==> flow/design.v <==
module mult(input [3:0] a, input [3:0] b, output reg [8:0] c
    );
always@(*)
c= a*b;
endmodule
module ad(input [8:0] a1, input [8:0] b1, output reg [9:0] c1
    );
always@(*)
c1= a1+b1;
endmodule
module ad2(input [8:0] a2, input [9:0] b2, output reg [10:0] c2
    );
always@(*)
c2= a2+b2;
endmodule
module ad3(input [8:0] a3, input [10:0] b3, output reg [11:0] c3
    );
always@(*)
c3= a3+b3;
endmodule
`timescale 1ns / 1ps
module mem_ram (input clk, wren, 
                input [3:0] d11,input [3:0] d12,input [3:0] d13,input [3:0] d14,input [3:0] d15,input [3:0] d16,input [3:0] d17,input [3:0]d18,
					 input [3:0] d21,input [3:0] d22,input [3:0] d23,input [3:0] d24,input [3:0] d25,input [3:0] d26,input [3:0] d27,input [3:0]d28,
					 input [3:0] d31,input [3:0] d32,input [3:0] d33,input [3:0] d34,input [3:0] d35,input [3:0] d36,input [3:0] d37,input [3:0]d38,
					 input [3:0] d41,input [3:0] d42,input [3:0] d43,input [3:0] d44,input [3:0] d45,input [3:0] d46,input [3:0] d47,input [3:0]d48,
					 input [3:0] r1,input [3:0] r2,
					 input [3:0] r3,input [3:0] r4,
					 output [11:0] w_sum11,
					 output [11:0] w_sum12,
					 output [11:0] w_sum13,
					 output [11:0] w_sum14,
					 output [11:0] w_sum15,
					 output [11:0] w_sum16,
					 output [11:0] w_sum17,
					 output [11:0] w_sum18
					 );
  reg [31:0] mem [3:0];  
  wire [8:0] p11, p21,p31,p41;
  wire [8:0] p12, p22,p32,p42;
  wire [8:0] p13, p23,p33,p43;
  wire [8:0] p14, p24,p34,p44;
  wire [8:0] p15, p25,p35,p45;
  wire [8:0] p16, p26,p36,p46;
  wire [8:0] p17, p27,p37,p47;
  wire [8:0] p18, p28,p38,p48;
wire [9:0] s11,s12,s13,s14,s15,s16,s17,s18;
wire [10:0] s21,s22,s23,s24,s25,s26,s27,s28;
wire [11:0] s31,s32,s33,s34,s35,s36,s37,s38;
  always @(posedge clk) 
      begin
            if (wren) begin
                mem[0][31-:4]<=d11;
					 mem[0][27-:4] <=d12;
					 mem[0][23-:4]<=d13;
					 mem[0][19-:4]<=d14;
					 mem[0][15-:4]<=d15;
					 mem[0][11-:4]<=d16;
					 mem[0][7-:4]<=d17;
					 mem[0][3-:4]<=d18;
					 mem[1][31-:4]<=d21;
					 mem[1][27-:4] <=d22;
					 mem[1][23-:4]<=d23;
					 mem[1][19-:4]<=d24;
					 mem[1][15-:4]<=d25;
					 mem[1][11-:4]<=d26;
					 mem[1][7-:4]<=d27;
					 mem[1][3-:4]<=d28;
					 mem[2][31-:4]<=d31;
					 mem[2][27-:4] <=d32;
					 mem[2][23-:4]<=d33;
					 mem[2][19-:4]<=d34;
					 mem[2][15-:4]<=d35;
					 mem[2][11-:4]<=d36;
					 mem[2][7-:4]<=d37;
					 mem[2][3-:4]<=d38;
					 mem[3][31-:4]<=d41;
					 mem[3][27-:4] <=d42;
					 mem[3][23-:4]<=d43;
					 mem[3][19-:4]<=d44;
					 mem[3][15-:4]<=d45;
					 mem[3][11-:4]<=d46;
					 mem[3][7-:4]<=d47;
					 mem[3][3-:4]<=d48;
            end
		end		 
generate
   mult m11(.a(r1),
				.b(mem[0][31-:4]),
				.c(p11) 
				);
	mult m21(
	         .a(r2),
				.b(mem[1][31-:4]),
				.c(p21)
	         );		
   mult m31(
	         .a(r3),
				.b(mem[2][31-:4]),
				.c(p31)
	         );		
   mult m41(
	         .a(r4),
				.b(mem[3][31-:4]), 
				.c(p41)
	         );	
  ad add11 ( 
            .a1(p11),
				.b1(p21),
				.c1(s11)
           );  
  ad2 add21 (
            .b2(s11),
				.a2(p31),
				.c2(s21)
          );
  ad3 add31 (
             .b3(s21),
				 .a3(p41),
				 .c3(s31)
				 );
    mult m12(.a(r1),
				.b(mem[0][27-:4]),
				.c(p12)
				);
	mult m22(
	         .a(r2),
				.b(mem[1][27-:4]),
				.c(p22)
	         );		
   mult m32(
	         .a(r3),
				.b(mem[2][27-:4]),
				.c(p32)
	         );		
   mult m42(
	         .a(r4),
				.b(mem[3][27-:4]), 
				.c(p42)
	         );	
  ad add12 ( 
            .a1(p12),
				.b1(p22),
				.c1(s12)
           );  
  ad2 add22 (
            .b2(s12),
				.a2(p32),
				.c2(s22)
          );
  ad3 add32 (
             .b3(s22),
				 .a3(p42),
				 .c3(s32)
				 );
   mult m13(.a(r1),
				.b(mem[0][23-:4]),
				.c(p13)
				);
	mult m23(
	         .a(r2),
				.b(mem[1][23-:4]),
				.c(p23)
	         );		
   mult m33(
	         .a(r3),
				.b(mem[2][23-:4]),
				.c(p33)
	         );		
   mult m43(
	         .a(r4),
				.b(mem[3][23-:4]), 
				.c(p43)
	         );	
  ad add13 ( 
            .a1(p13),
				.b1(p23),
				.c1(s13)
           );  
  ad2 add23 (
            .b2(s13),
				.a2(p33),
				.c2(s23)
          );
  ad3 add33 (
             .b3(s23),
				 .a3(p43),
				 .c3(s33)
				 );
  mult m14(.a(r1),
				.b(mem[0][19-:4]),
				.c(p14)
				);
	mult m24(
	         .a(r2),
				.b(mem[1][19-:4]),
				.c(p24)
	         );		
   mult m34(
	         .a(r3),
				.b(mem[2][19-:4]),
				.c(p34)
	         );		
   mult m44(
	         .a(r4),
				.b(mem[3][19-:4]), 
				.c(p44)
	         );	
  ad add14 ( 
            .a1(p14),
				.b1(p24),
				.c1(s14)
           );  
  ad2 add24 (
            .b2(s14),
				.a2(p34),
				.c2(s24)
          );
  ad3 add34 (
             .b3(s24),
				 .a3(p44),
				 .c3(s34)
				 );
  mult m15(.a(r1),
				.b(mem[0][15-:4]),
				.c(p15)
				);
	mult m25(
	         .a(r2),
				.b(mem[1][15-:4]),
				.c(p25)
	         );		
   mult m35(
	         .a(r3),
				.b(mem[2][15-:4]),
				.c(p35)
	         );		
   mult m45(
	         .a(r4),
				.b(mem[3][15-:4]), 
				.c(p45)
	         );	
  ad add15 ( 
            .a1(p15),
				.b1(p25),
				.c1(s15)
           );  
  ad2 add25 (
            .b2(s15),
				.a2(p35),
				.c2(s25)
          );
  ad3 add35 (
             .b3(s25),
				 .a3(p45),
				 .c3(s35)
				 );
   mult m16(.a(r1),
				.b(mem[0][11-:4]),
				.c(p16)
				);
	mult m26(
	         .a(r2),
				.b(mem[1][11-:4]),
				.c(p26)
	         );		
   mult m36(
	         .a(r3),
				.b(mem[2][11-:4]),
				.c(p36)
	         );		
   mult m46(
	         .a(r4),
				.b(mem[3][11-:4]), 
				.c(p46)
	         );	
  ad add16 ( 
            .a1(p16),
				.b1(p26),
				.c1(s16)
           );  
  ad2 add26 (
            .b2(s16),
				.a2(p36),
				.c2(s26)
          );
  ad3 add36 (
             .b3(s26),
				 .a3(p46),
				 .c3(s36)
				 );
   mult m17(.a(r1),
				.b(mem[0][7-:4]),
				.c(p17)
				);
	mult m27(
	         .a(r2),
				.b(mem[1][7-:4]),
				.c(p27)
	         );		
   mult m37(
	         .a(r3),
				.b(mem[2][7-:4]),
				.c(p37)
	         );		
   mult m47(
	         .a(r4),
				.b(mem[3][7-:4]), 
				.c(p47)
	         );	
  ad add17 ( 
            .a1(p17),
				.b1(p27),
				.c1(s17)
           );  
  ad2 add27 (
            .b2(s17),
				.a2(p37),
				.c2(s27)
          );
  ad3 add37 (
             .b3(s27),
				 .a3(p47),
				 .c3(s37)
				 );
  mult m18(.a(r1),
				.b(mem[0][3-:4]),
				.c(p18)
				);
	mult m28(
	         .a(r2),
				.b(mem[1][3-:4]),
				.c(p28)
	         );		
   mult m38(
	         .a(r3),
				.b(mem[2][3-:4]),
				.c(p38)
	         );		
   mult m48(
	         .a(r4),
				.b(mem[3][3-:4]), 
				.c(p48)
	         );	
  ad add18 ( 
            .a1(p18),
				.b1(p28),
				.c1(s18)
           );  
  ad2 add28 (
            .b2(s18),
				.a2(p38),
				.c2(s28)
          );
  ad3 add38 (
             .b3(s28),
				 .a3(p48),
				 .c3(s38)
				 );
assign w_sum11 =s31;
assign w_sum12 =s32;
assign w_sum13 =s33;
assign w_sum14 =s34;
assign w_sum15 =s35;
assign w_sum16 =s36;
assign w_sum17 =s37;
assign w_sum18 =s38;
endgenerate
endmodule
Reports on mem_ram
The steps from the RTL of mem_ram to its reports follow in flow order.
Line numbers count from 1 in the design file above.
{"block": "inputs", "top": "mem_ram", "clock": "clk", "library": "sky130hd", "corner": "tt_025C_1v80"}

After elaboration
Yosys after proc, flatten, opt, wreduce and memory -nomap, before mapping. Enables and synchronous resets that opt folds into registers are not counted as muxes. Print and check cells are not counted. Equal cells are merged and count once.
{"block": "bits", "elab_cells": 88, "regBits": 128, "inputBits": 146}
{"block": "op_classes", "addsub": 24, "multipliers": 32}
{"block": "ops", "operator": "multiplier 4 x 4 -> 8 bit", "count": 32}
{"block": "ops", "operator": "adder 8 x 10 -> 11 bit", "count": 8}
{"block": "ops", "operator": "adder 8 x 9 -> 10 bit", "count": 8}
{"block": "ops", "operator": "adder 8 x 8 -> 9 bit", "count": 8}

Longest topological paths
Yosys ltp: most cells in a row. Word level: on the elaborated netlist, between registers, memories and ports. Mapped: between sequential cells and ports; inverters and the memories' decode and read muxes count.
{"block": "logic_depth", "depth_word": 4, "abc_area": 1, "depth_mapped": 22, "ltp_nobuf": 21}

Mapped cells and area
The flow's flattened synthesis, as Yosys stat reports it; memories are mapped. The netlist is that of the ABC_AREA named above (0 if unset); the other value can give another one.
{"block": "synth_totals", "flip_flops": 128, "stdcells": 2668, "seq_area_um2": 3843.7, "mapped_area_um2": 22607.9, "buffers": 56}
{"block": "by_type", "type": "sky130_fd_sc_hd__fa_1", "count": 384, "type_area_um2": 7.69E+03}
{"block": "by_type", "type": "sky130_fd_sc_hd__edfxtp_1", "count": 128, "type_area_um2": 3.84E+03}
{"block": "by_type", "type": "sky130_fd_sc_hd__inv_1", "count": 980, "type_area_um2": 3.68E+03}
{"block": "by_type", "type": "sky130_fd_sc_hd__ha_1", "count": 288, "type_area_um2": 3.6E+03}
{"block": "by_type", "type": "sky130_fd_sc_hd__nand2_1", "count": 700, "type_area_um2": 2627.52}
{"block": "by_type", "type": "sky130_fd_sc_hd__buf_2", "count": 48, "type_area_um2": 240.23}
{"block": "by_type", "type": "sky130_fd_sc_hd__nand3_1", "count": 32, "type_area_um2": 160.154}
{"block": "by_type", "type": "sky130_fd_sc_hd__xor2_1", "count": 15, "type_area_um2": 131.376}
{"block": "by_type", "type": "sky130_fd_sc_hd__a21oi_1", "count": 20, "type_area_um2": 100.096}
{"block": "by_type", "type": "sky130_fd_sc_hd__nand3b_4", "count": 4, "type_area_um2": 80.077}
{"block": "by_type", "type": "sky130_fd_sc_hd__xnor2_1", "count": 9, "type_area_um2": 78.826}
{"block": "by_type", "type": "sky130_fd_sc_hd__nor2_1", "count": 18, "type_area_um2": 67.565}
{"block": "by_type", "type": "sky130_fd_sc_hd__buf_4", "count": 8, "type_area_um2": 60.058}
{"block": "by_type", "type": "sky130_fd_sc_hd__nand3_2", "count": 6, "type_area_um2": 60.058}
{"block": "by_type", "type": "sky130_fd_sc_hd__nand3b_1", "count": 6, "type_area_um2": 45.043}
{"block": "by_type", "type": "sky130_fd_sc_hd__or2_4", "count": 5, "type_area_um2": 43.792}
{"block": "by_type", "type": "sky130_fd_sc_hd__and2_1", "count": 5, "type_area_um2": 31.28}
{"block": "by_type", "type": "sky130_fd_sc_hd__o21ai_0", "count": 5, "type_area_um2": 25.024}
Not listed: further types 4, cells in them 7.

Timing after synthesis
Source: OpenSTA report_checks on the synthesized netlist (no wires, ideal clock, input and output delay 20% of the period each), path of least setup slack; recovery checks are left aside. Register names are those of the netlist, which keeps one name where synthesis merged equal registers.
{"block": "synth_path", "path_kind": "input to output", "from": "in r3[3]", "to": "out w_sum13[5]", "path_slack_ns": 1.832, "period_ns": 10.0, "path_delay_ns": 4.168, "arrival_time_ns": 6.168, "driving_pins": 17, "output_delay_ns": 2.000, "path_buffers": 1, "period_less_setup_slack_ns": 8.168}
"path_delay_ns" is the arrival time less input delay plus setup time.
A path that ends at an output port has no setup time.
"driving_pins": output pins that drive a net of the path, with the launching flip-flop's if there is one; two outputs of one cell count as two.
"period_less_setup_slack_ns" is the clock period less the worst setup slack; recovery checks do not enter. This is arithmetic on one report: input and output delays are still those of the set period (20% each).
Between the ends stands the longest chain of elaborated cells between them, by number of cells; it is not shown to be the way that was timed. Of several equally long chains one is given.
A line is the first line of the expression or statement that the cell stems from. Yosys adds cells for indexed reads and writes and turns some case tables into memories.
{"block": "synth_between", "cell_sequence": "sky130_fd_sc_hd__buf_2 sky130_fd_sc_hd__nand2_1 sky130_fd_sc_hd__inv_1 sky130_fd_sc_hd__fa_1 sky130_fd_sc_hd__inv_1 sky130_fd_sc_hd__fa_1 sky130_fd_sc_hd__inv_1 sky130_fd_sc_hd__fa_1 sky130_fd_sc_hd__fa_1 sky130_fd_sc_hd__inv_1 sky130_fd_sc_hd__fa_1 sky130_fd_sc_hd__fa_1 sky130_fd_sc_hd__inv_1 sky130_fd_sc_hd__ha_1 sky130_fd_sc_hd__or2_4 sky130_fd_sc_hd__nand2_1 sky130_fd_sc_hd__xor2_1", "elab_chain_len": 3, "cone_cells": 3, "classes_between": "add/sub: 2; mul: 1"}
{"block": "synth_rtl", "element": "from (decl)", "line": 28, "rtl": "input [3:0] r3,input [3:0] r4,"}
{"block": "synth_rtl", "element": "multiplier 4 x 4 -> 8 bit", "line": 4, "rtl": "c= a*b;"}
{"block": "synth_rtl", "element": "adder 8 x 9 -> 10 bit", "line": 14, "rtl": "c2= a2+b2;"}
{"block": "synth_rtl", "element": "adder 8 x 10 -> 11 bit", "line": 19, "rtl": "c3= a3+b3;"}
{"block": "synth_rtl", "element": "to (decl)", "line": 31, "rtl": "output [11:0] w_sum13,"}

Worst path after layout
From the final timing report of flow run 1: the path of least setup slack in the routed layout; clock arrival at registers is part of the times.
{"block": "layout_path", "path_kind": "input to output", "from": "in r1[2]", "to": "out w_sum17[10]", "driving_pins": 18, "period_ns": 10.9, "path_slack_ns": 1.14, "arrival_time_ns": 7.58, "path_buffers": 3, "output_delay_ns": 2.18}
Between the ends stands the longest chain of elaborated cells between them, by number of cells; it is not shown to be the way that was timed. Of several equally long chains one is given.
{"block": "layout_between", "cell_sequence": "sky130_fd_sc_hd__buf_2 sky130_fd_sc_hd__buf_4 sky130_fd_sc_hd__nand2_1 sky130_fd_sc_hd__fa_1 sky130_fd_sc_hd__fa_1 sky130_fd_sc_hd__inv_1 sky130_fd_sc_hd__fa_1 sky130_fd_sc_hd__fa_1 sky130_fd_sc_hd__fa_1 sky130_fd_sc_hd__inv_1 sky130_fd_sc_hd__fa_1 sky130_fd_sc_hd__inv_1 sky130_fd_sc_hd__ha_1 sky130_fd_sc_hd__nand2_1 sky130_fd_sc_hd__nand2_2 sky130_fd_sc_hd__nand3b_4 sky130_fd_sc_hd__a21oi_1 sky130_fd_sc_hd__clkdlybuf4s50_1", "elab_chain_len": 4, "cone_cells": 4, "classes_between": "add/sub: 3; mul: 1"}
{"block": "layout_rtl", "element": "from (decl)", "line": 27, "rtl": "input [3:0] r1,input [3:0] r2,"}
{"block": "layout_rtl", "element": "multiplier 4 x 4 -> 8 bit", "line": 4, "rtl": "c= a*b;"}
{"block": "layout_rtl", "element": "adder 8 x 8 -> 9 bit", "line": 9, "rtl": "c1= a1+b1;"}
{"block": "layout_rtl", "element": "adder 8 x 9 -> 10 bit", "line": 14, "rtl": "c2= a2+b2;"}
{"block": "layout_rtl", "element": "adder 8 x 10 -> 11 bit", "line": 19, "rtl": "c3= a3+b3;"}
{"block": "layout_rtl", "element": "to (decl)", "line": 35, "rtl": "output [11:0] w_sum17,"}

Ticket comment

Module mem_ram, platform sky130hd: 3 stored runs of the flow (Yosys, OpenROAD) with differing settings, in no particular order. Input and output delays are each 20% of the period that was set; the output load is 0.01 pF.
"clock_period_reached_ns" is the run's clock period less its worst setup slack. It is reckoned from that one timing run; input and output delays stay at 20% of the period that was set.
"worstPathTime_ns": the worst setup path's part of the clock period (all of it between registers, 20% less for each end at a port) less its slack. A launch clock that arrives late makes it longer, a capture clock that arrives late makes it shorter.
"power_total_mw" rests on the timing tool's default activity at the inputs, not on a simulated workload.

{"run": "flow run 1", "settings": { "ABC_AREA": 1, "CORE_UTILIZATION": 37, "CTS_CLUSTER_DIAMETER": 22, "MIN_ROUTING_LAYER": "met1", "PLACE_DENSITY": 0.42, "TNS_END_PERCENT": 95, "period_ns": 10.9, "CAP_MARGIN": 20, "CORE_MARGIN": 2, "SLEW_MARGIN": 20 }, "results": { "hold_worst_slack_ns": 2.239, "worstPathTime_ns": 5.40, "path_kind": "input to output", "post_route_stdcell_area_um2": 26482.9, "die_area_um2": 63096.4, "synthesis_area_um2": 22607.9, "timing.setup.ws_ns": 1.139, "power_total_mw": 9.526, "clock_period_reached_ns": 9.761 }}
{"run": "flow run 2", "settings": { "CELL_PAD_IN_SITES_DETAIL_PLACEMENT": 2, "CELL_PAD_IN_SITES_GLOBAL_PLACEMENT": 1, "CORE_UTILIZATION": 18, "GPL_TIMING_DRIVEN": 1, "HOLD_SLACK_MARGIN": 0.07, "PLACE_DENSITY_LB_ADDON": 0.09, "SETUP_SLACK_MARGIN": 0.31, "SLEW_MARGIN": 35, "TNS_END_PERCENT": 40, "period_ns": 12.6, "CAP_MARGIN": 20, "CORE_MARGIN": 2 }, "results": { "post_route_stdcell_area_um2": 26715.6, "hold_worst_slack_ns": 2.547, "timing.setup.ws_ns": 1.760, "worstPathTime_ns": 5.80, "path_kind": "input to output", "power_total_mw": 8.543, "clock_period_reached_ns": 10.840, "synthesis_area_um2": 21848.5, "die_area_um2": 124182.0 }}
{"run": "flow run 3", "settings": { "CELL_PAD_IN_SITES_GLOBAL_PLACEMENT": 3, "CORE_UTILIZATION": 18, "GPL_TIMING_DRIVEN": 0, "HOLD_SLACK_MARGIN": 0.07, "PLACE_DENSITY_LB_ADDON": 0.09, "SETUP_SLACK_MARGIN": 0.31, "SLEW_MARGIN": 35, "TNS_END_PERCENT": 40, "period_ns": 12.6, "CAP_MARGIN": 20, "CORE_MARGIN": 2 }, "results": { "timing.setup.ws_ns": 1.120, "power_total_mw": 8.538, "worstPathTime_ns": 6.44, "path_kind": "input to output", "synthesis_area_um2": 21848.5, "clock_period_reached_ns": 11.480, "post_route_stdcell_area_um2": 27257.4, "hold_worst_slack_ns": 2.379, "die_area_um2": 124182.0 }}
